==> flow/design.v <==
module fullAdder(sum,cout,a,b,cin);
output sum,cout;
input a,b,cin;
wire m,n,o;
xor(m,a,b);
and(n,a,b);
xor(sum,m,cin);
and(o,m,cin);
or(cout,o,n);
endmodule 
module mux2to1(out, sel, in1 ,in2);
output out;
input sel,in1,in2;
wire a,b,c;
not(a,sel);
nand(b,in1,a);
nand(c,sel,in2);
nand(out,b,c);
endmodule
module carryLookAheadAdder4bit(sum, cout, a, b, c0);
output [3:0] sum;
output cout;
input [3:0] a,b;
input c0;
wire p0,p1,p2,p3,p0not,p1not,p2not,p3not;
wire g0,g1,g2,g3,g0not,g1not,g2not,g3not;
wire c1,c2,c3,c0not;
not(c0not,c0);
nand(g0not,a[0],b[0]);
not(g0,g0not);
xnor(p0not,a[0],b[0]);
not(p0,p0not);
nand(g1not,a[1],b[1]);
not(g1,g1not);
xnor(p1not,a[1],b[1]);
not(p1,p1not);
nand(g2not,a[2],b[2]);
not(g2,g2not);
xnor(p2not,a[2],b[2]);
not(p2,p2not);
nand(g3not,a[3],b[3]);
not(g3,g3not);
xnor(p3not,a[3],b[3]);
not(p3,p3not);
cy1 carry1(.c1(c1),.p0(p0),.c0(c0),.g0not(g0not));
cy2 carry2(.c2(c2),.p0(p0),.p1(p1),.c0not(c0not),.g0(g0),.g1not(g1not));
cy3 carry3(.c3(c3),.p1(p1),.p2(p2),.p0not(p0not),.c0(c0),.g0not(g0not),.g1(g1),.g2not(g2not));
cy4 carry4(.c4(cout),.p2(p2),.p3(p3),.p1(p1),.p0(p0),.c0not(c0not),.g0(g0),.g1(g1),.g2(g2),.g3(g3));
xor(sum[0],p0,c0);
xor(sum[1],p1,c1);
xor(sum[2],p2,c2);
xor(sum[3],p3,c3);
endmodule 
module cy1(c1,p0,c0,g0not);
output c1;
input p0,c0,g0not;
wire a;
nand(a,p0,c0);
nand(c1,a,g0not);
endmodule
module cy2(c2,p0,p1,c0not,g0,g1not);
output c2;
input p0,p1,c0not,g0,g1not;
wire a,b,c,d;
nand(a,p0,p1);
nor(c,a,c0not);
nand(b,p1,g0);
nand(d,b,g1not);
or(c2,c,d);
endmodule
module cy3(c3,p1,p2,p0not,c0,g0not,g1,g2not);
output c3;
input p1,p2,p0not,c0,g0not,g1,g2not;
wire a,b,c,e,f,g,h;
nand(a,p1,p2);
or(g,a,g0not);
nand(b,p2,g1);
nor(c,a,p0not);
nand(e,b,g2not);
nand(f,c,c0);
nand(h,f,g);
or(c3,h,e);
endmodule 
module cy4(c4,p2,p3,p1,p0,c0not,g0,g1,g2,g3);
output c4;
input p2,p3,p1,p0,c0not,g0,g1,g2,g3;
wire a,b,c,d,e,f,g,h,i,j,k,l,m;
and(a,p3,g2);
and(b,p3,p2);
nand(c,p3,p2);
nand(d,p1,g0);
nand(e,p3,p2);
nand(f,p1,p0);
nor(g,g3,a);
nand(h,b,g1);
or(i,c,d);
or(j,e,f);
and(k,h,i);
or(l,j,c0not);
and(m,k,l);
nand(c4,g,m);
endmodule 
module carrySlelectAdder4bit (sum, cout, a, b, cin);
output [3:0] sum;
output cout;
input [3:0] a,b;
input cin;
wire [3:0] sum_0, sum_1;
wire cout_0, cout_1;
carryLookAheadAdder4bit cla0(sum_0[3:0], cout_0, a, b, 1'b0);
carryLookAheadAdder4bit cla1(sum_1[3:0], cout_1, a, b, 1'b1);
mux2to1 m0(sum[0], cin, sum_0[0], sum_1[0]);
mux2to1 m1(sum[1], cin, sum_0[1], sum_1[1]);
mux2to1 m2(sum[2], cin, sum_0[2], sum_1[2]);
mux2to1 m3(sum[3], cin, sum_0[3], sum_1[3]);
mux2to1 m4(cout, cin, cout_0, cout_1);
endmodule
module carrySelectAdder28bit(sum, in1, in2);
output [27:0] sum;
input wire [26:0] in1; 
input wire [27:0] in2;
wire [27:0] in1_padded;
assign in1_padded[26:0] = in1;
assign in1_padded[27] = in1[26];
wire c0,c1,c2,c3,c4,c5,c6,cout;
carrySlelectAdder4bit cla0(sum[3:0], c0, in1_padded[3:0], in2[3:0], 1'b0);
carrySlelectAdder4bit cla1(sum[7:4], c1, in1_padded[7:4], in2[7:4], c0);
carrySlelectAdder4bit cla2(sum[11:8], c2, in1_padded[11:8], in2[11:8], c1);
carrySlelectAdder4bit cla3(sum[15:12], c3, in1_padded[15:12], in2[15:12], c2);
carrySlelectAdder4bit cla4(sum[19:16], c4, in1_padded[19:16], in2[19:16], c3);
carrySlelectAdder4bit cla5(sum[23:20], c5, in1_padded[23:20], in2[23:20], c4);
carrySlelectAdder4bit cla6(sum[27:24], c6, in1_padded[27:24], in2[27:24], c5);
endmodule
module carrySelectAdder32bit(sum, in1, in2);
output [31:0] sum;
input [31:0] in1, in2;
wire c0,c1,c2,c3,c4,c5,c6,cout;
carrySlelectAdder4bit cla0(sum[3:0], c0, in1[3:0], in2[3:0], 1'b0);
carrySlelectAdder4bit cla1(sum[7:4], c1, in1[7:4], in2[7:4], c0);
carrySlelectAdder4bit cla2(sum[11:8], c2, in1[11:8], in2[11:8], c1);
carrySlelectAdder4bit cla3(sum[15:12], c3, in1[15:12], in2[15:12], c2);
carrySlelectAdder4bit cla4(sum[19:16], c4, in1[19:16], in2[19:16], c3);
carrySlelectAdder4bit cla5(sum[23:20], c5, in1[23:20], in2[23:20], c4);
carrySlelectAdder4bit cla6(sum[27:24], c6, in1[27:24], in2[27:24], c5);
carrySlelectAdder4bit cla7(sum[31:28], cout, in1[31:28], in2[31:28], c6);
endmodule
module carrySelectAdder40bit(sum, in1, in2);
output [39:0] sum;
input [39:0] in1, in2;
wire c0,c1,c2,c3,c4,c5,c6,c7,c8,cout;
carrySlelectAdder4bit cla0(sum[3:0], c0, in1[3:0], in2[3:0], 1'b0);
carrySlelectAdder4bit cla1(sum[7:4], c1, in1[7:4], in2[7:4], c0);
carrySlelectAdder4bit cla2(sum[11:8], c2, in1[11:8], in2[11:8], c1);
carrySlelectAdder4bit cla3(sum[15:12], c3, in1[15:12], in2[15:12], c2);
carrySlelectAdder4bit cla4(sum[19:16], c4, in1[19:16], in2[19:16], c3);
carrySlelectAdder4bit cla5(sum[23:20], c5, in1[23:20], in2[23:20], c4);
carrySlelectAdder4bit cla6(sum[27:24], c6, in1[27:24], in2[27:24], c5);
carrySlelectAdder4bit cla7(sum[31:28], c7, in1[31:28], in2[31:28], c6);
carrySlelectAdder4bit cla8(sum[35:32], c8, in1[35:32], in2[35:32], c7);
carrySlelectAdder4bit cla9(sum[39:36], cout, in1[39:36], in2[39:36], c8);
endmodule
module carrySaveAdder32bit(sum,carry,in1,in2,in3);
output [31:0] sum, carry;
input [31:0] in1, in2, in3;
wire garbage;
assign carry[0] = 1'b0;
fullAdder f0(.sum(sum[0]),.cout(carry[1]),.a(in1[0]),.b(in2[0]),.cin(in3[0]));
fullAdder f1(.sum(sum[1]),.cout(carry[2]),.a(in1[1]),.b(in2[1]),.cin(in3[1]));
fullAdder f2(.sum(sum[2]),.cout(carry[3]),.a(in1[2]),.b(in2[2]),.cin(in3[2]));
fullAdder f3(.sum(sum[3]),.cout(carry[4]),.a(in1[3]),.b(in2[3]),.cin(in3[3]));
fullAdder f4(.sum(sum[4]),.cout(carry[5]),.a(in1[4]),.b(in2[4]),.cin(in3[4]));
fullAdder f5(.sum(sum[5]),.cout(carry[6]),.a(in1[5]),.b(in2[5]),.cin(in3[5]));
fullAdder f6(.sum(sum[6]),.cout(carry[7]),.a(in1[6]),.b(in2[6]),.cin(in3[6]));
fullAdder f7(.sum(sum[7]),.cout(carry[8]),.a(in1[7]),.b(in2[7]),.cin(in3[7]));
fullAdder f8(.sum(sum[8]),.cout(carry[9]),.a(in1[8]),.b(in2[8]),.cin(in3[8]));
fullAdder f9(.sum(sum[9]),.cout(carry[10]),.a(in1[9]),.b(in2[9]),.cin(in3[9]));
fullAdder f10(.sum(sum[10]),.cout(carry[11]),.a(in1[10]),.b(in2[10]),.cin(in3[10]));
fullAdder f11(.sum(sum[11]),.cout(carry[12]),.a(in1[11]),.b(in2[11]),.cin(in3[11]));
fullAdder f12(.sum(sum[12]),.cout(carry[13]),.a(in1[12]),.b(in2[12]),.cin(in3[12]));
fullAdder f13(.sum(sum[13]),.cout(carry[14]),.a(in1[13]),.b(in2[13]),.cin(in3[13]));
fullAdder f14(.sum(sum[14]),.cout(carry[15]),.a(in1[14]),.b(in2[14]),.cin(in3[14]));
fullAdder f15(.sum(sum[15]),.cout(carry[16]),.a(in1[15]),.b(in2[15]),.cin(in3[15]));
fullAdder f16(.sum(sum[16]),.cout(carry[17]),.a(in1[16]),.b(in2[16]),.cin(in3[16]));
fullAdder f17(.sum(sum[17]),.cout(carry[18]),.a(in1[17]),.b(in2[17]),.cin(in3[17]));
fullAdder f18(.sum(sum[18]),.cout(carry[19]),.a(in1[18]),.b(in2[18]),.cin(in3[18]));
fullAdder f19(.sum(sum[19]),.cout(carry[20]),.a(in1[19]),.b(in2[19]),.cin(in3[19]));
fullAdder f20(.sum(sum[20]),.cout(carry[21]),.a(in1[20]),.b(in2[20]),.cin(in3[20]));
fullAdder f21(.sum(sum[21]),.cout(carry[22]),.a(in1[21]),.b(in2[21]),.cin(in3[21]));
fullAdder f22(.sum(sum[22]),.cout(carry[23]),.a(in1[22]),.b(in2[22]),.cin(in3[22]));
fullAdder f23(.sum(sum[23]),.cout(carry[24]),.a(in1[23]),.b(in2[23]),.cin(in3[23]));
fullAdder f24(.sum(sum[24]),.cout(carry[25]),.a(in1[24]),.b(in2[24]),.cin(in3[24]));
fullAdder f25(.sum(sum[25]),.cout(carry[26]),.a(in1[25]),.b(in2[25]),.cin(in3[25]));
fullAdder f26(.sum(sum[26]),.cout(carry[27]),.a(in1[26]),.b(in2[26]),.cin(in3[26]));
fullAdder f27(.sum(sum[27]),.cout(carry[28]),.a(in1[27]),.b(in2[27]),.cin(in3[27]));
fullAdder f28(.sum(sum[28]),.cout(carry[29]),.a(in1[28]),.b(in2[28]),.cin(in3[28]));
fullAdder f29(.sum(sum[29]),.cout(carry[30]),.a(in1[29]),.b(in2[29]),.cin(in3[29]));
fullAdder f30(.sum(sum[30]),.cout(carry[31]),.a(in1[30]),.b(in2[30]),.cin(in3[30]));
fullAdder f31(.sum(sum[31]),.cout(garbage),.a(in1[31]),.b(in2[31]),.cin(in3[31]));
endmodule 
module boothEncoderDecoder(PPIJ, BIP1, BI, BIM1, AJ, AJM1);
output PPIJ;
input BIP1, BI, BIM1, AJ, AJM1;
wire a,b,c,d,e,f,g,h,i;
xor(a,BI,BIM1);
xor(b,BIP1,BI);
xor(c,BIP1,AJM1);
xor(d,BI,BIM1);
xor(e,BIP1,AJ);
nand(f,b,c);
nand(g,d,e);
nor(h,a,f);
not(i,h);
nand(PPIJ,i,g);
endmodule  
module partialProductGenerator(PP, neg, MD, MRIP1, MRI, MRIM1);
output [17:0] PP;
output neg;
input [15:0] MD;
input MRIP1, MRI, MRIM1;
boothEncoderDecoder PP0(PP[0], MRIP1, MRI, MRIM1, MD[0], 1'b0);
boothEncoderDecoder PP1(PP[1], MRIP1, MRI, MRIM1, MD[1], MD[0]);
boothEncoderDecoder PP2(PP[2], MRIP1, MRI, MRIM1, MD[2], MD[1]);
boothEncoderDecoder PP3(PP[3], MRIP1, MRI, MRIM1, MD[3], MD[2]);
boothEncoderDecoder PP4(PP[4], MRIP1, MRI, MRIM1, MD[4], MD[3]);
boothEncoderDecoder PP5(PP[5], MRIP1, MRI, MRIM1, MD[5], MD[4]);
boothEncoderDecoder PP6(PP[6], MRIP1, MRI, MRIM1, MD[6], MD[5]);
boothEncoderDecoder PP7(PP[7], MRIP1, MRI, MRIM1, MD[7], MD[6]);
boothEncoderDecoder PP8(PP[8], MRIP1, MRI, MRIM1, MD[8], MD[7]);
boothEncoderDecoder PP9(PP[9], MRIP1, MRI, MRIM1, MD[9], MD[8]);
boothEncoderDecoder PP10(PP[10], MRIP1, MRI, MRIM1, MD[10], MD[9]);
boothEncoderDecoder PP11(PP[11], MRIP1, MRI, MRIM1, MD[11], MD[10]);
boothEncoderDecoder PP12(PP[12], MRIP1, MRI, MRIM1, MD[12], MD[11]);
boothEncoderDecoder PP13(PP[13], MRIP1, MRI, MRIM1, MD[13], MD[12]);
boothEncoderDecoder PP14(PP[14], MRIP1, MRI, MRIM1, MD[14], MD[13]);
boothEncoderDecoder PP15(PP[15], MRIP1, MRI, MRIM1, MD[15], MD[14]);
boothEncoderDecoder PP16(PP[16], MRIP1, MRI, MRIM1, MD[15], MD[15]);
boothEncoderDecoder PP17(PP[17], MRIP1, MRI, MRIM1, MD[15], MD[15]);
getNegBit n0(neg,MD[15],PP[17],MRIP1, MRI, MRIM1);
endmodule
module getNegBit(neg,MD_MSB, PP_MSB,MRIP1, MRI, MRIM1);
output neg;
input MRIP1, MRI, MRIM1, MD_MSB, PP_MSB;
wire all_1, all_0, a,b,c,d,e,f;
nand(a,MRIP1,MRI);
not(b,MRIM1);
nor(all_1,a,b);
nor(c,MRIP1,MRI);
not(d,MRIM1);
and(all_0,c,d);
nor(e,all_0,all_1);
xor(f,PP_MSB,MD_MSB);
and(neg,e,f);
endmodule
module generatePartialProducts(PP0,PP1,PP2,PP3,PP4,PP5,PP6,PP7,PP8,neg,MD,MR);
output [17:0] PP0,PP1,PP2,PP3,PP4,PP5,PP6,PP7,PP8;
output [7:0] neg;
input [15:0] MD, MR;
wire not_used;
partialProductGenerator P0(PP0, neg[0], MD, MR[1], MR[0], 1'b0);
partialProductGenerator P1(PP1, neg[1], MD, MR[3], MR[2], MR[1]);
partialProductGenerator P2(PP2, neg[2], MD, MR[5], MR[4], MR[3]);
partialProductGenerator P3(PP3, neg[3], MD, MR[7], MR[6], MR[5]);
partialProductGenerator P4(PP4, neg[4], MD, MR[9], MR[8], MR[7]);
partialProductGenerator P5(PP5, neg[5], MD, MR[11], MR[10], MR[9]);
partialProductGenerator P6(PP6, neg[6], MD, MR[13], MR[12], MR[11]);
partialProductGenerator P7(PP7, neg[7], MD, MR[15], MR[14], MR[13]);
partialProductGenerator P8(PP8, not_used, MD, MR[15] ,MR[15], MR[15]);
endmodule
module mac_16bit(out_rounded,md,mr,clk,rst);
output reg [26:0] out_rounded;
input [15:0] md,mr;               
input clk,rst;
reg [15:0] MD,MR;
reg [39:0] acc;
wire [39:0] mult_out;
wire [17:0] PP0,PP1,PP2,PP3,PP4,PP5,PP6,PP7,PP8;
reg [31:0] PP0_reg,PP1_reg,PP2_reg,PP3_reg,PP4_reg,PP5_reg,PP6_reg,PP7_reg,PP8_reg;
wire [31:0] PP0_FULL,PP1_FULL,PP2_FULL,PP3_FULL,PP4_FULL,PP5_FULL,PP6_FULL,PP7_FULL,PP8_FULL;
wire [7:0] neg;
wire [31:0] sum0,carry0,sum1,carry1,sum2,carry2,sum3,carry3,sum4,carry4,sum5,carry5,sum6,carry6;
wire [39:0] new_acc;
reg [2:0] setup_count;
reg setup_completed;
reg [8:0] count;
generatePartialProducts PP(.PP0(PP0),.PP1(PP1),.PP2(PP2),.PP3(PP3),.PP4(PP4),.PP5(PP5),.PP6(PP6),.PP7(PP7),.PP8(PP8),.neg(neg),.MD(MD),.MR(MR));
genvar i;
assign PP0_FULL[16:0] = PP0;
for(i=31; i>16; i=i-1) begin
  assign PP0_FULL[i] = PP0_FULL[16];
end
assign PP1_FULL[18:2] = PP1;
for(i=31; i>18; i=i-1) begin
  assign PP1_FULL[i] = PP1_FULL[18];
end
assign PP1_FULL[1] = 1'b0;
assign PP1_FULL[0] = neg[0];
assign PP2_FULL[20:4] = PP2;
for(i=31; i>20; i=i-1) begin
  assign PP2_FULL[i] = PP2_FULL[20];
end
assign PP2_FULL[3] = 1'b0;
assign PP2_FULL[2] = neg[1];
for(i=0; i<2; i=i+1) begin
  assign PP2_FULL[i] = 1'b0;
end
assign PP3_FULL[22:6] = PP3;
for(i=31; i>22; i=i-1) begin
  assign PP3_FULL[i] = PP3_FULL[22];
end
assign PP3_FULL[5] = 1'b0;
assign PP3_FULL[4] = neg[2];
for(i=0; i<4; i=i+1) begin
  assign PP3_FULL[i] = 1'b0;
end
assign PP4_FULL[24:8] = PP4;
for(i=31; i>24; i=i-1) begin
  assign PP4_FULL[i] = PP4_FULL[24];
end
assign PP4_FULL[7] = 1'b0;
assign PP4_FULL[6] = neg[3];
for(i=0; i<6; i=i+1) begin
  assign PP4_FULL[i] = 1'b0;
end
assign PP5_FULL[26:10] = PP5;
for(i=31; i>26; i=i-1) begin
  assign PP5_FULL[i] = PP5_FULL[26];
end
assign PP5_FULL[9] = 1'b0;
assign PP5_FULL[8] = neg[4];
for(i=0; i<8; i=i+1) begin
  assign PP5_FULL[i] = 1'b0;
end
assign PP6_FULL[28:12] = PP6;
for(i=31; i>28; i=i-1) begin
  assign PP6_FULL[i] = PP6_FULL[28];
end
assign PP6_FULL[11] = 1'b0;
assign PP6_FULL[10] = neg[5];
for(i=0; i<10; i=i+1) begin
  assign PP6_FULL[i] = 1'b0;
end
assign PP7_FULL[30:14] = PP7;
assign PP7_FULL[31] = PP7_FULL[30];
assign PP7_FULL[13] = 1'b0;
assign PP7_FULL[12] = neg[6];
for(i=0; i<12; i=i+1) begin
  assign PP7_FULL[i] = 1'b0;
end
assign PP8_FULL[31:16] = PP8[15:0];
assign PP8_FULL[15] = 1'b0;
assign PP8_FULL[14] = neg[7];
for(i=0; i<14; i=i+1) begin
  assign PP8_FULL[i] = 1'b0;
end
carrySaveAdder32bit csa0(.sum(sum0),.carry(carry0),.in1(PP0_reg),.in2(PP1_reg),.in3(PP2_reg));
carrySaveAdder32bit csa1(.sum(sum1),.carry(carry1),.in1(PP3_reg),.in2(PP4_reg),.in3(PP5_reg));
carrySaveAdder32bit csa2(.sum(sum2),.carry(carry2),.in1(PP6_reg),.in2(PP7_reg),.in3(PP8_reg));
carrySaveAdder32bit csa3(.sum(sum3),.carry(carry3),.in1(sum0),.in2(carry0),.in3(sum1));
carrySaveAdder32bit csa4(.sum(sum4),.carry(carry4),.in1(carry1),.in2(sum2),.in3(carry2));
carrySaveAdder32bit csa5(.sum(sum5),.carry(carry5),.in1(sum3),.in2(carry3),.in3(sum4));
carrySaveAdder32bit csa6(.sum(sum6),.carry(carry6),.in1(sum5),.in2(carry5),.in3(carry4));
carrySelectAdder32bit cla0(.sum(mult_out[31:0]), .in1(sum6), .in2(carry6));
for(i=32; i<40; i=i+1) begin
  assign mult_out[i] = mult_out[31];
end
carrySelectAdder40bit cla1(.sum(new_acc), .in1(mult_out), .in2(acc));
wire a,b,c,d,e,f,g,h,j,k,l,m,OR;
wire up_down_select;
nor(a,acc[1],acc[0]);
nor(b,acc[3],acc[2]);
nor(c,acc[5],acc[4]);
nor(d,acc[7],acc[6]);
nor(e,acc[9],acc[8]);
nor(f,acc[11],acc[10]);
and(g,a,b);
and(h,c,d);
and(m,e,f);
and(j,h,m);
nand(OR,g,j);
nand(k,acc[12],acc[13]);
nand(l,acc[12],OR);
nand(up_down_select,k,l);
wire [27:0] out_up;
wire [26:0] out_rounded_wire;
carrySelectAdder28bit add0(out_up, acc[39:13], 28'b0000000000000000000000000001);
mux2to1 m0(out_rounded_wire[0], up_down_select, acc[13], out_up[0]);
mux2to1 m1(out_rounded_wire[1], up_down_select, acc[14], out_up[1]);
mux2to1 m2(out_rounded_wire[2], up_down_select, acc[15], out_up[2]);
mux2to1 m3(out_rounded_wire[3], up_down_select, acc[16], out_up[3]);
mux2to1 m4(out_rounded_wire[4], up_down_select, acc[17], out_up[4]);
mux2to1 m5(out_rounded_wire[5], up_down_select, acc[18], out_up[5]);
mux2to1 m6(out_rounded_wire[6], up_down_select, acc[19], out_up[6]);
mux2to1 m7(out_rounded_wire[7], up_down_select, acc[20], out_up[7]);
mux2to1 m8(out_rounded_wire[8], up_down_select, acc[21], out_up[8]);
mux2to1 m9(out_rounded_wire[9], up_down_select, acc[22], out_up[9]);
mux2to1 m10(out_rounded_wire[10], up_down_select, acc[23], out_up[10]);
mux2to1 m11(out_rounded_wire[11], up_down_select, acc[24], out_up[11]);
mux2to1 m12(out_rounded_wire[12], up_down_select, acc[25], out_up[12]);
mux2to1 m13(out_rounded_wire[13], up_down_select, acc[26], out_up[13]);
mux2to1 m14(out_rounded_wire[14], up_down_select, acc[27], out_up[14]);
mux2to1 m15(out_rounded_wire[15], up_down_select, acc[28], out_up[15]);
mux2to1 m16(out_rounded_wire[16], up_down_select, acc[29], out_up[16]);
mux2to1 m17(out_rounded_wire[17], up_down_select, acc[30], out_up[17]);
mux2to1 m18(out_rounded_wire[18], up_down_select, acc[31], out_up[18]);
mux2to1 m19(out_rounded_wire[19], up_down_select, acc[32], out_up[19]);
mux2to1 m20(out_rounded_wire[20], up_down_select, acc[33], out_up[20]);
mux2to1 m21(out_rounded_wire[21], up_down_select, acc[34], out_up[21]);
mux2to1 m22(out_rounded_wire[22], up_down_select, acc[35], out_up[22]);
mux2to1 m23(out_rounded_wire[23], up_down_select, acc[36], out_up[23]);
mux2to1 m24(out_rounded_wire[24], up_down_select, acc[37], out_up[24]);
mux2to1 m25(out_rounded_wire[25], up_down_select, acc[38], out_up[25]);
mux2to1 m26(out_rounded_wire[26], up_down_select, acc[39], out_up[26]);
always @ (posedge clk)
begin
if(setup_count == 3 && !setup_completed && rst)
begin
setup_completed <= 1;
MD <= md;
MR <= mr;
PP0_reg <= PP0_FULL;
PP1_reg <= PP1_FULL;
PP2_reg <= PP2_FULL;
PP3_reg <= PP3_FULL;
PP4_reg <= PP4_FULL;
PP5_reg <= PP5_FULL;
PP6_reg <= PP6_FULL;
PP7_reg <= PP7_FULL;
PP8_reg <= PP8_FULL;
acc <= new_acc;
out_rounded <= out_rounded_wire;
count <= 1;
end
else if(!setup_completed && rst)
begin
MD <= md;
MR <= mr;
PP0_reg <= PP0_FULL;
PP1_reg <= PP1_FULL;
PP2_reg <= PP2_FULL;
PP3_reg <= PP3_FULL;
PP4_reg <= PP4_FULL;
PP5_reg <= PP5_FULL;
PP6_reg <= PP6_FULL;
PP7_reg <= PP7_FULL;
PP8_reg <= PP8_FULL;
acc <= new_acc;
out_rounded <= out_rounded_wire;
setup_count <= setup_count + 1;
end
if(count != 0 && rst)
begin
MD <= md;
MR <= mr;
PP0_reg <= PP0_FULL;
PP1_reg <= PP1_FULL;
PP2_reg <= PP2_FULL;
PP3_reg <= PP3_FULL;
PP4_reg <= PP4_FULL;
PP5_reg <= PP5_FULL;
PP6_reg <= PP6_FULL;
PP7_reg <= PP7_FULL;
PP8_reg <= PP8_FULL;
acc <= new_acc;
count <= count + 1;
out_rounded <= out_rounded_wire;
end
if(!rst)
begin
acc <= 0;
MD <= 0;
MR <= 0;
out_rounded <= 0;
setup_count <= 0;
setup_completed <= 0;
count <= 0;
PP0_reg <= 0;
PP1_reg <= 0;
PP2_reg <= 0;
PP3_reg <= 0;
PP4_reg <= 0;
PP5_reg <= 0;
PP6_reg <= 0;
PP7_reg <= 0;
PP8_reg <= 0;
end
if(count == 256)
begin
acc <= 0;
out_rounded <= 0;
setup_count <= 1;
setup_completed <= 0;
count <= 0;
PP0_reg <= 0;
PP1_reg <= 0;
PP2_reg <= 0;
PP3_reg <= 0;
PP4_reg <= 0;
PP5_reg <= 0;
PP6_reg <= 0;
PP7_reg <= 0;
PP8_reg <= 0;
end
end
endmodule
Reports on mac_16bit
Tool output for the design above, in the order of the flow.
Line numbers count from 1 in the design file above.
Operators carry their Yosys type and port widths (W data, S select, Z words).
Library cell names are shortened.
{ "inputs": {"top": "mac_16bit", "clock_port": "clk", "cell_library": "sky130hd", "pvt_corner": "tt_025C_1v80"} }

Elaborated design
Source: Yosys, flattened and elaborated, memories not mapped. Widths are those after wreduce. Registers that Yosys merges into a memory's read port (data or address) are not register bits. Print and check cells do not count. Equal cells are merged and count once.
{ "classes": {"addsub": 2, "multipliers": 0, "n_div": 0, "cmp": 0, "eq_ne": 4, "shift": 0, "muxes": 44, "n_logic": 3701, "reduce_logical": 11} }
{ "ops": {"columns": ["op", "count"], "rows": [
  ["$and A1 B1 Y1", 1441],
  ["$not A1 Y1", 1136],
  ["$mux W32", 27],
  ["$xor A1 B1 Y1", 675],
  ["$or A1 B1 Y1", 449],
  ["$mux W40", 3],
  ["$mux W16", 6],
  ["$mux W27", 3],
  ["$mux W9", 2],
  ["$add A9 B1 Y9 const B", 1],
  ["$eq A9 B9 Y1 const B", 1],
  ["$reduce_bool A9 Y1", 1],
  ["$logic_and A1 B1 Y1", 4],
  ["$reduce_and A2 Y1", 2],
  ["$add A3 B1 Y3 const B", 1],
  ["$eq A3 B2 Y1 const B", 1],
  ["$reduce_bool A3 Y1", 1],
  ["$mux W1", 3],
  ["$ne A2 B1 Y1 const B", 1],
  ["$ne A2 B2 Y1 const B", 1],
  ["$reduce_bool A2 Y1", 1],
  ["$reduce_or A2 Y1", 1],
  ["$logic_not A1 Y1", 1]
]} }
{ "bits": {"regBits": 336, "latchBits": 0, "mem_bits_rw": 0, "rom_bits": 0, "clocked_rd_ports_x_width": 0, "n_memories": 0} }

Longest topological paths
Longest topological path by Yosys (ltp), each cell counted once; first at word level (registers and memories cut), then after technology mapping (sequential cells cut; the memories' decode and read muxes count).
{ "depth": {"depth_word": 66, "ABC_AREA": 0, "mapped_depth": 30, "mapped_depth_nobuf": 30} }

Mapped cells and area
Yosys stat after the flow's synthesis: flattened, memories mapped to cells. It holds for the ABC_AREA given above (unset counts as 0); a run with the other value may have another netlist.
{ "synth_totals": {"cell_count": 2446, "mapped_area_um2": 20368.3, "flip_flops": 256, "buffers": 211} }
{ "types": {"columns": ["type", "count"], "rows": [
  ["dfxtp_1", 256],
  ["fa_1", 134],
  ["ha_1", 171],
  ["a21oi_1", 248],
  ["nand2_1", 291],
  ["a221o_1", 105],
  ["inv_1", 263],
  ["o221ai_1", 105],
  ["clkbuf_1", 195],
  ["xnor2_1", 74],
  ["nand3_1", 124],
  ["nor2_1", 129],
  ["a211oi_1", 58],
  ["xor2_1", 44],
  ["mux2i_1", 25],
  ["o21ai_0", 32],
  ["or3_1", 15],
  ["and3_1", 14]
]} }
Not listed: further types 51, cells in them 163.
The figures by module come from a second, unflattened synthesis with its own total; it is not the netlist above.
{ "unflattened": {"cells_unflattened": 4156, "hier_area_um2": 37237.0} }
Rows give one instance, submodules left out.
{ "modules": {"columns": ["mod", "instances", "n_cells", "area_um2", "seq_area_um2"], "rows": [
  ["mac_16bit", 1, 1307, 11467.2, 5445.2],
  ["boothEncoderDecoder", 162, 5, 43.8, 0.0],
  ["carryLookAheadAdder4bit", 50, 16, 141.4, 0.0],
  ["fullAdder", 224, 1, 20.0, 0.0],
  ["mux2to1", 152, 1, 15.0, 0.0],
  ["cy4", 50, 6, 30.0, 0.0],
  ["cy3", 50, 5, 25.0, 0.0],
  ["cy2", 50, 3, 20.0, 0.0],
  ["cy1", 50, 1, 10.0, 0.0],
  ["getNegBit", 9, 4, 30.0, 0.0],
  ["carrySlelectAdder4bit", 25, 2, 7.5, 0.0],
  ["carrySaveAdder32bit", 7, 2, 11.3, 0.0],
  ["(name not given)", 9, 1, 3.8, 0.0],
  ["carrySelectAdder28bit", 1, 1, 3.8, 0.0]
]} }
Modules not listed: 3.

Path before layout
OpenSTA on the mapped netlist: ideal clock, no wires. The path of least setup slack (recovery checks aside). Input and output delay are each 20% of the period. Register names are those of the netlist, which keeps one name where synthesis merged equal registers.
{ "synth_path": {"path_kind": "register to register", "startpoint": "register PP2_reg[13]", "endpoint": "register acc[37]", "period_ns": 6.9, "setup_time_ns": 0.086, "arrival_time_ns": 6.607, "slack_ns": 0.208, "delay_ns": 6.693, "stages": 28, "synth_period_reached_ns": 6.692} }
"delay_ns" is the arrival time less input delay plus setup time.
"stages" counts driving pins, that of a launching flip-flop among them; a cell with two outputs on the path counts twice.
"synth_period_reached_ns" = period - worst setup slack (recovery checks aside). The figure is calculated, with input and output delays left at 20% of the set period.
Between the ends stands the longest chain of elaborated cells between them, by number of cells; it is not shown to be the way that was timed. Of several equally long chains one is given.
A line is the first line of the expression or statement that the cell stems from. Yosys adds cells for indexed reads and writes and turns some case tables into memories.
At most two assigning lines are given for a register; there are more.
{ "synth_between": {"path_cell_list": "dfxtp_1 > fa_1 > inv_1 > fa_1 > fa_1 > fa_1 > inv_1 > ha_1 > ha_1 > nor3_1 > o21bai_1 > nor3_2 > o31a_1 > o21ai_0 > a21o_1 > mux2i_1 > ha_1 > ha_1 > o21a_1 > o21a_1 > a2111oi_0 > o21ai_0 > o21ba_2 > o21ai_0 > a21oi_1 > mux2i_1 > nor2_1 > a211oi_1", "elab_chain_len": 60, "cells_between": 494} }
{ "synth_rtl": {"columns": ["element", "line", "rtl"], "rows": [
  ["start: declaration", 277, "reg [31:0] PP0_reg,PP1_reg,PP2_reg,PP3_reg,PP4_reg,PP5_reg,PP6_reg,PP7_reg,PP8_reg;"],
  ["start: assignment", 422, "PP2_reg <= PP2_FULL;"],
  ["start: assignment", 439, "PP2_reg <= PP2_FULL;"],
  ["$and A1 B1 Y1", 8, "and(o,m,cin);"],
  ["$or A1 B1 Y1", 9, "or(cout,o,n);"],
  ["$xor A1 B1 Y1", 5, "xor(m,a,b);"],
  ["$and A1 B1 Y1", 8, null],
  ["$or A1 B1 Y1", 9, null],
  ["$xor A1 B1 Y1", 5, null],
  ["$xor A1 B1 Y1", 7, "xor(sum,m,cin);"],
  ["(+46 left out)", null, null],
  ["$and A1 B1 Y1", 17, "nand(c,sel,in2);"],
  ["$not A1 Y1", 17, null],
  ["$and A1 B1 Y1", 18, "nand(out,b,c);"],
  ["$not A1 Y1", 18, null],
  ["$mux W40", 433, "else if(!setup_completed && rst)"],
  ["$mux W40", 415, "if(setup_count == 3 && !setup_completed && rst)"],
  ["$mux W40", 450, "if(count != 0 && rst)"],
  ["end: assignment", 446, "acc <= new_acc;"],
  ["end: assignment", 463, "acc <= new_acc;"],
  ["end: declaration", 274, "reg [39:0] acc;"]
]} }

Path in the finished layout
From the final timing report of record 1: the path of least setup slack in the routed layout; clock arrival at registers is part of the times.
{ "layout_path": {"path_kind": "register to register", "startpoint": "register PP1_reg[13]", "endpoint": "register acc[37]", "period_ns": 10.1, "setup_time_ns": 0.10, "arrival_time_ns": 9.69, "slack_ns": 0.97, "stages": 29} }
Between the ends stands the longest chain of elaborated cells between them, by number of cells; it is not shown to be the way that was timed. Of several equally long chains one is given.
At most two assigning lines are given for a register; there are more.
{ "layout_between": {"path_cell_list": "dfxtp_1 > fa_1 > inv_1 > fa_1 > fa_1 > fa_1 > inv_1 > ha_1 > ha_1 > nor3_1 > o21bai_1 > nor3_2 > o31a_1 > o221ai_2 > o21a_1 > o21ai_0 > nor2b_1 > xnor2_1 > ha_1 > nand4_1 > nor2_1 > a2111oi_0 > o21ai_0 > o21ba_2 > o21ai_0 > a21oi_1 > mux2i_1 > nor2_1 > a211oi_1", "elab_chain_len": 61, "cells_between": 496} }
{ "layout_rtl": {"columns": ["element", "line", "rtl"], "rows": [
  ["start: declaration", 277, "reg [31:0] PP0_reg,PP1_reg,PP2_reg,PP3_reg,PP4_reg,PP5_reg,PP6_reg,PP7_reg,PP8_reg;"],
  ["start: assignment", 421, "PP1_reg <= PP1_FULL;"],
  ["start: assignment", 438, "PP1_reg <= PP1_FULL;"],
  ["$xor A1 B1 Y1", 5, "xor(m,a,b);"],
  ["$and A1 B1 Y1", 8, "and(o,m,cin);"],
  ["$or A1 B1 Y1", 9, "or(cout,o,n);"],
  ["$xor A1 B1 Y1", 5, null],
  ["$and A1 B1 Y1", 8, null],
  ["$or A1 B1 Y1", 9, null],
  ["$xor A1 B1 Y1", 5, null],
  ["(+47 left out)", null, null],
  ["$and A1 B1 Y1", 17, "nand(c,sel,in2);"],
  ["$not A1 Y1", 17, null],
  ["$and A1 B1 Y1", 18, "nand(out,b,c);"],
  ["$not A1 Y1", 18, null],
  ["$mux W40", 433, "else if(!setup_completed && rst)"],
  ["$mux W40", 415, "if(setup_count == 3 && !setup_completed && rst)"],
  ["$mux W40", 450, "if(count != 0 && rst)"],
  ["end: assignment", 446, "acc <= new_acc;"],
  ["end: assignment", 463, "acc <= new_acc;"],
  ["end: declaration", 274, "reg [39:0] acc;"]
]} }

Module mac_16bit, platform sky130hd: 3 stored runs of the flow (Yosys, OpenROAD) with differing settings, in no particular order. Input and output delays are each 20% of the period that was set; the output load is 0.01 pF.
"period_less_ws_ns": clock period set for the run, less the worst setup slack. It is reckoned from that one timing run; input and output delays stay at 20% of the period that was set.
"worst_path_ns" is the time allowed to the run's worst setup path (the clock period less input and output delay, where it has them) less its slack. Clock arrival times count: a late capture clock shortens it, a late launch clock lengthens it.
By "totalPower_mw" is meant OpenSTA's value without simulated activity: inputs other than the clock are taken to toggle once in ten clock periods, and the tool carries that through the logic.
[
  {
    "run": "record 1",
    "settings": { "ABC_AREA": 0, "CELL_PAD_IN_SITES_DETAIL_PLACEMENT": 2, "CORE_ASPECT_RATIO": 1.19, "CORE_UTILIZATION": 32, "CTS_CLUSTER_SIZE": 57, "GPL_ROUTABILITY_DRIVEN": 0, "GPL_TIMING_DRIVEN": 0, "SLEW_MARGIN": 25, "period_ns": 10.1, "CAP_MARGIN": 20, "CORE_MARGIN": 2 },
    "results": { "worst_path_ns": 9.13, "critical_path_kind": "register to register", "timing.hold.ws_ns": 0.468, "ws_setup_ns": 0.974, "stdcell_area_um2": 23057.1, "synthesis_area_um2": 20368.3, "design_die_area_um2": 65692.3, "totalPower_mw": 4.696, "setupTns_ns": 0.000, "post_route_util_frac": 0.367, "period_less_ws_ns": 9.126 }
  },
  {
    "run": "record 2",
    "settings": { "period_ns": 6.71, "CAP_MARGIN": 20, "CORE_MARGIN": 2, "CORE_UTILIZATION": 40, "SLEW_MARGIN": 20 },
    "results": { "worst_path_ns": 6.72, "critical_path_kind": "register to register", "timing.hold.ws_ns": 0.452, "ws_setup_ns": -0.009, "stdcell_area_um2": 23324.9, "synthesis_area_um2": 20368.3, "design_die_area_um2": 52741.4, "totalPower_mw": 6.706, "setupTns_ns": -0.009, "post_route_util_frac": 0.465, "period_less_ws_ns": 6.719 }
  },
  {
    "run": "record 3",
    "settings": { "SETUP_SLACK_MARGIN": -0.62, "period_ns": 6.71, "CAP_MARGIN": 20, "CORE_MARGIN": 2, "CORE_UTILIZATION": 40, "SLEW_MARGIN": 20 },
    "results": { "worst_path_ns": 6.91, "critical_path_kind": "register to register", "timing.hold.ws_ns": 0.451, "ws_setup_ns": -0.204, "stdcell_area_um2": 23094.6, "synthesis_area_um2": 20368.3, "design_die_area_um2": 52741.4, "totalPower_mw": 6.589, "setupTns_ns": -0.858, "post_route_util_frac": 0.46, "period_less_ws_ns": 6.914 }
  }
]
